==> flow/design.v <==
module OQ1_Stopwatch(AN, Seg, Dot, CLK, Start, RESET);  
	output [3:0] AN;
	output [6:0] Seg;
	output Dot;
	input CLK, Start, RESET;
	parameter R = 2'b00;
    parameter W = 2'b01;
    parameter C = 2'b10;	
	reg  [11:0] divider_ds;
	reg  [5:0]  divider_ms;
	reg  [6:0]  Seg_Temp;
	reg  [3:0]  D3,D2,D1,D0,D_Temp,AN_Temp;
	reg  [1:0]  state,n_state;
	reg         dp;
	wire        RTC_ds,RTC_ms;
	always @(posedge CLK or posedge RESET) begin
	  if(RESET) divider_ms <= 0;
	  else if(divider_ms==32) divider_ms <= 0;
      else divider_ms <= divider_ms + 1;
    end
    assign RTC_ms = ((divider_ms == 32)?1'b1:1'b0);
	always @(posedge CLK or posedge RESET) begin
      if(RESET) divider_ds <= 0;
      else if(divider_ds==3276) divider_ds <= 0;
      else if(state==C) divider_ds <= divider_ds + 1;
    end
    assign RTC_ds = ((divider_ds == 3276)?1'b1:1'b0);
	always@(posedge CLK or posedge RESET) begin
      if(RESET) begin
        state <= R;
        D3 <= 0;
        D2 <= 0;
        D1 <= 0;
        D0 <= 0;
      end else begin
        state <= n_state;
        if(RTC_ds) begin
          if(D0 == 9) begin
            D0 <= 0;
            if(D1 == 9) begin
              D1 <= 0;
              if(D2 == 9) begin
                D2 <= 0;
                if(D3 == 9) begin
                  D3 <= 0;                  
                end else begin
                  D3 <= D3 + 1;
                end                    
              end else begin
                D2 <= D2 + 1;
              end      
            end else begin
              D1 <= D1 + 1;
            end
          end else begin
            D0 <= D0 + 1;
          end
        end      
      end
    end
    always@(*) begin
      case (state)
        R : if(RESET) n_state = R;
            else if(Start && !RESET) n_state = C;
            else n_state = W;
        W : if(RESET) n_state = R;
            else if(Start && !RESET) n_state = C;
            else n_state = W;
        C : if(RESET) n_state = R;
            else n_state = C;        
        default : n_state = R;
      endcase
    end
    always@(posedge CLK or posedge RESET) begin
      if(RESET) begin
        D_Temp  <= 4'b0000;
        AN_Temp <= 4'b1110;
        dp      <= 1'b0;
      end else if(RTC_ms) begin
      case(AN_Temp)
        4'b0111 : begin
                    D_Temp <= D0;
                    AN_Temp <= 4'b1110;
                    dp <= 1;
                  end
        4'b1110 : begin
                    D_Temp <= D1;
                    AN_Temp <= 4'b1101;
                    dp <= 0;
                  end
        4'b1101 : begin
                    D_Temp <= D2;
                    AN_Temp <= 4'b1011;
                    dp <= 1;
                  end
        4'b1011 : begin
                    D_Temp <= D3;
                    AN_Temp <= 4'b0111;
                    dp <= 1;
                  end
      endcase
      end
    end    
    always @(*) begin
        case(D_Temp)
          0 : Seg_Temp=7'b1000000; 
          1 : Seg_Temp=7'b1111001; 
          2 : Seg_Temp=7'b0100100; 
          3 : Seg_Temp=7'b0110000; 
          4 : Seg_Temp=7'b0011001; 
          5 : Seg_Temp=7'b0010010; 
          6 : Seg_Temp=7'b0000010; 
          7 : Seg_Temp=7'b1111000; 
          8 : Seg_Temp=7'b0000000; 
          9 : Seg_Temp=7'b0011000; 
          default : Seg_Temp=7'b0111111; 
      endcase
    end
    assign Seg = Seg_Temp;
    assign AN = AN_Temp;
    assign Dot = dp;
endmodule
# Tool chain data of OQ1_Stopwatch
# The steps from the RTL of OQ1_Stopwatch to its reports follow in flow order.
# Lines are those of the file above, counted from 1.
# Cell names lack the library's common part.
# A cell with - has no value.
# inputs
top	OQ1_Stopwatch
clk_port	CLK
cell_library	sky130hd
corner	tt_025C_1v80

# After elaboration
# Yosys after proc, flatten, opt, wreduce and memory -nomap, before mapping. Memory bits, and registers merged into a memory's read port (data or address), are not among the register bits. Print and check cells are not counted. Equal cells are merged and count once.
# Memory sizes are those after Yosys's memory passes, which may raise the word count (mostly to a power of two), join words into wider ones and drop unused or constant bits.
# word_totals
register_bits	45
latch_bits	0
ram_bits	0
romBits	112
clocked_rd_ports_x_width	0
n_memories	1
input_bits	3
out_inout_bits	12
# mem_list
memory	words	width	read_ports	wr	line_no	source
(name not given)	16	7	1	0	105	case(D_Temp)
# op_classes
addsub	6
mul	0
n_div	0
n_cmp	0
equal	12
n_shift	0
n_mux	16
logic	0
reduce_and_logical	13
# op_table
op	n
parallel mux 4 bit (select 4 bit)	2
equality test 4 bit (second input constant)	7
two-way mux 12 bit	2
adder 4 x 1 -> 4 bit (second input constant)	4
two-way mux 4 bit	4
adder 12 x 1 -> 12 bit (second input constant)	1
equality test 12 bit (second input constant)	1
AND reduction 2 bit	3
adder 6 x 1 -> 6 bit (second input constant)	1
equality test 6 bit (second input constant)	1
two-way mux 6 bit	1
two-way mux 2 bit	3
nonzero test 2 bit	2
equality test 4 x 3 -> 1 bit (second input constant)	1
AND reduction 4 bit	1
nonzero test 4 bit	1
parallel mux 2 bit (select 2 bit)	1
AND reduction 3 bit	1
OR reduction 3 bit	1
equality test 2 x 1 -> 1 bit (second input constant)	1
equality test 2 bit (second input constant)	1
logical NOT 2 bit	1
OR reduction 2 bit	1
parallel mux 1 bit (select 2 bit)	1
two-way mux 1 bit	2
logical AND 1 bit	1
logical NOT 1 bit	1

# Logic depth
# Longest topological path by Yosys (ltp), each cell counted once; first at word level (registers and memories cut), then after technology mapping (sequential cells cut; the memories' decode and read muxes count).
# depth
depth_word	5
ABC_AREA	0
depth_mapped	8
depth_no_buf	6

# After synthesis
# Yosys stat after the flow's synthesis: flattened, memories mapped to cells. It holds for the ABC_AREA given above (unset counts as 0); a run with the other value may have another netlist.
# synth_totals
cells	266
area_mm2	0.002595
seqArea_mm2	0.0011048
ffs	44
buffers	11
# types
cell_type	n
dfrtp_1	41
xnor2_1	15
ha_1	9
nor2_1	29
mux2_2	8
dfstp_2	3
nand3_1	15
o21ai_0	14
nand2_1	17
xor2_1	7
inv_1	15
nand2b_1	8
a21oi_1	7
o22a_1	4
buf_6	3
nand4bb_1	3
nand4_1	5
nor2b_1	5
# Not listed: further types 34, cells in them 58.

# Timing after synthesis
# Source: OpenSTA report_checks on the synthesized netlist (no wires, ideal clock, input and output delay 20% of the period each), path of least setup slack; recovery checks are left aside. Register names are those of the netlist, which keeps one name where synthesis merged equal registers.
# synth_path
path_kind	flip-flop to output port
startpoint	reg D_Temp[1]
endpoint	out Seg[4]
period_ps	10000
output_delay_ps	2000
launch_ps	0
t_arrival_ps	1104
required_ps	8000
slack_ps	6896
path_delay_ps	1104
driving_pins	6
path_buffers	0
period_less_setup_slack_ps	3104
# "path_delay_ps" is the arrival time less input delay plus setup time.
# At an output port there is no setup time.
# "driving_pins": output pins that drive a net of the path, with the launching flip-flop's if there is one; two outputs of one cell count as two.
# "period_less_setup_slack_ps" is the clock period less the worst setup slack; recovery checks do not enter. This is arithmetic on one report: input and output delays are still those of the set period (20% each).
# Between the ends stands the longest chain of elaborated cells between them, by number of cells; it is not shown to be the way that was timed. Of several equally long chains one is given.
# A line is the first line of the expression or statement that the cell stems from. Yosys adds cells for indexed reads and writes and turns some case tables into memories.
# The chain passes a memory read, where the word-level depth is cut; so it can be longer than that depth.
# A register here has more assigning lines than the two given.
# synth_between
cell_sequence	dfrtp_1 inv_1 ha_1 nand2_1 o21ai_0 o21ai_0
elab_chain_cells	1
cone_cells	1
# synth_lines
element	line_no	source
from (decl)	12	reg [3:0] D3,D2,D1,D0,D_Temp,AN_Temp;
from (assign)	76	D_Temp  <= 4'b0000;
from (assign)	82	D_Temp <= D0;
memory read (16 x 7 bit)	105	case(D_Temp)
to (decl)	3	output [6:0] Seg;

# Timing after layout
# From the final timing report of flow run 1: the path of least setup slack in the routed layout; clock arrival at registers is part of the times.
# The report prints the path's times to 10 ps; the period is as set.
# layout_path
path_kind	flip-flop to output port
startpoint	reg D_Temp[1]
endpoint	out Seg[3]
period_ps	3940
output_delay_ps	790
launch_ps	290
t_arrival_ps	1930
required_ps	3150
slack_ps	1230
driving_pins	7
path_buffers	1
# Between the ends stands the longest chain of elaborated cells between them, by number of cells; it is not shown to be the way that was timed. Of several equally long chains one is given.
# The chain passes a memory read, where the word-level depth is cut; so it can be longer than that depth.
# A register here has more assigning lines than the two given.
# layout_between
cell_sequence	dfrtp_1 inv_1 ha_1 nand2_1 o21a_1 o22a_1 clkdlybuf4s50_1
elab_chain_cells	1
cone_cells	1
# layout_lines
element	line_no	source
from (decl)	12	reg [3:0] D3,D2,D1,D0,D_Temp,AN_Temp;
from (assign)	76	D_Temp  <= 4'b0000;
from (assign)	82	D_Temp <= D0;
memory read (16 x 7 bit)	105	case(D_Temp)
to (decl)	3	output [6:0] Seg;

Settings and measured results of 2 stored flow runs for module OQ1_Stopwatch (sky130hd), not sorted in any way. The constraints put input and output delay at 20% of the set period each and load the outputs with 0.01 pF.
"worst_path_allowed_less_slack_ps": the worst setup path's part of the clock period (all of it between registers, 20% less for each end at a port) less its slack. A launch clock that arrives late makes it longer, a capture clock that arrives late makes it shorter.
"worst_path_allowed_less_slack_ps" is known to 10 ps.

Flow run 1, flow files:
==> flow/run.sh <==
#!/bin/bash
# the make line also repeats the synthesis and layout settings of config.mk as NAME=value (left out here)
make -C /OpenROAD-flow-scripts/flow DESIGN_CONFIG=/design/flow/config.mk WORK_HOME=/design/flow/orfs CLKGATE_MAP_FILE= finish
==> flow/config.mk <==
export PLATFORM = sky130hd
export DESIGN_NAME = OQ1_Stopwatch
export DESIGN_NICKNAME = OQ1_Stopwatch
export VERILOG_FILES = /design/flow/design.v
export SDC_FILE = /design/flow/constraint.sdc
export NUM_CORES = 4
export LEC_CHECK = 0
export CAP_MARGIN = 20
export CORE_MARGIN = 2
export CORE_UTILIZATION = 40
export SETUP_SLACK_MARGIN = -0.35
export SLEW_MARGIN = 20
==> flow/constraint.sdc <==
create_clock -name core_clock -period 3.94 [get_ports {CLK}]
set_input_delay 0.7880 -clock core_clock [delete_from_list [all_inputs] [get_ports {CLK}]]
set_output_delay 0.7880 -clock core_clock [all_outputs]
set_load 0.01 [all_outputs]

==> results of flow run 1, as CSV <==
result,value
synthesis_area_mm2,0.002595
worst_path_allowed_less_slack_ps,1930
worstPathKind,"flip-flop to output port"
design.die.area_mm2,0.0071479
ws_setup_ps,1226
layout_stdcell_area_mm2,0.002869
final_util_pct,45.4

Flow run 2, flow files:
==> flow/run.sh <==
#!/bin/bash
# the make line also repeats the synthesis and layout settings of config.mk as NAME=value (left out here)
make -C /OpenROAD-flow-scripts/flow DESIGN_CONFIG=/design/flow/config.mk WORK_HOME=/design/flow/orfs CLKGATE_MAP_FILE= finish
==> flow/config.mk <==
export PLATFORM = sky130hd
export DESIGN_NAME = OQ1_Stopwatch
export DESIGN_NICKNAME = OQ1_Stopwatch
export VERILOG_FILES = /design/flow/design.v
export SDC_FILE = /design/flow/constraint.sdc
export NUM_CORES = 4
export LEC_CHECK = 0
export ABC_AREA = 1
export CAP_MARGIN = 5
export CELL_PAD_IN_SITES_DETAIL_PLACEMENT = 1
export CORE_MARGIN = 2
export CORE_UTILIZATION = 40
export CTS_CLUSTER_SIZE = 46
export HOLD_SLACK_MARGIN = 0.17
export SLEW_MARGIN = 20
export TNS_END_PERCENT = 60
==> flow/constraint.sdc <==
create_clock -name core_clock -period 10.0 [get_ports {CLK}]
set_input_delay 2.0000 -clock core_clock [delete_from_list [all_inputs] [get_ports {CLK}]]
set_output_delay 2.0000 -clock core_clock [all_outputs]
set_load 0.01 [all_outputs]

==> results of flow run 2, as CSV <==
result,value
synthesis_area_mm2,0.0027489
worst_path_allowed_less_slack_ps,2010
worstPathKind,"flip-flop to output port"
design.die.area_mm2,0.0075516
ws_setup_ps,5992
layout_stdcell_area_mm2,0.0030592
final_util_pct,45.5
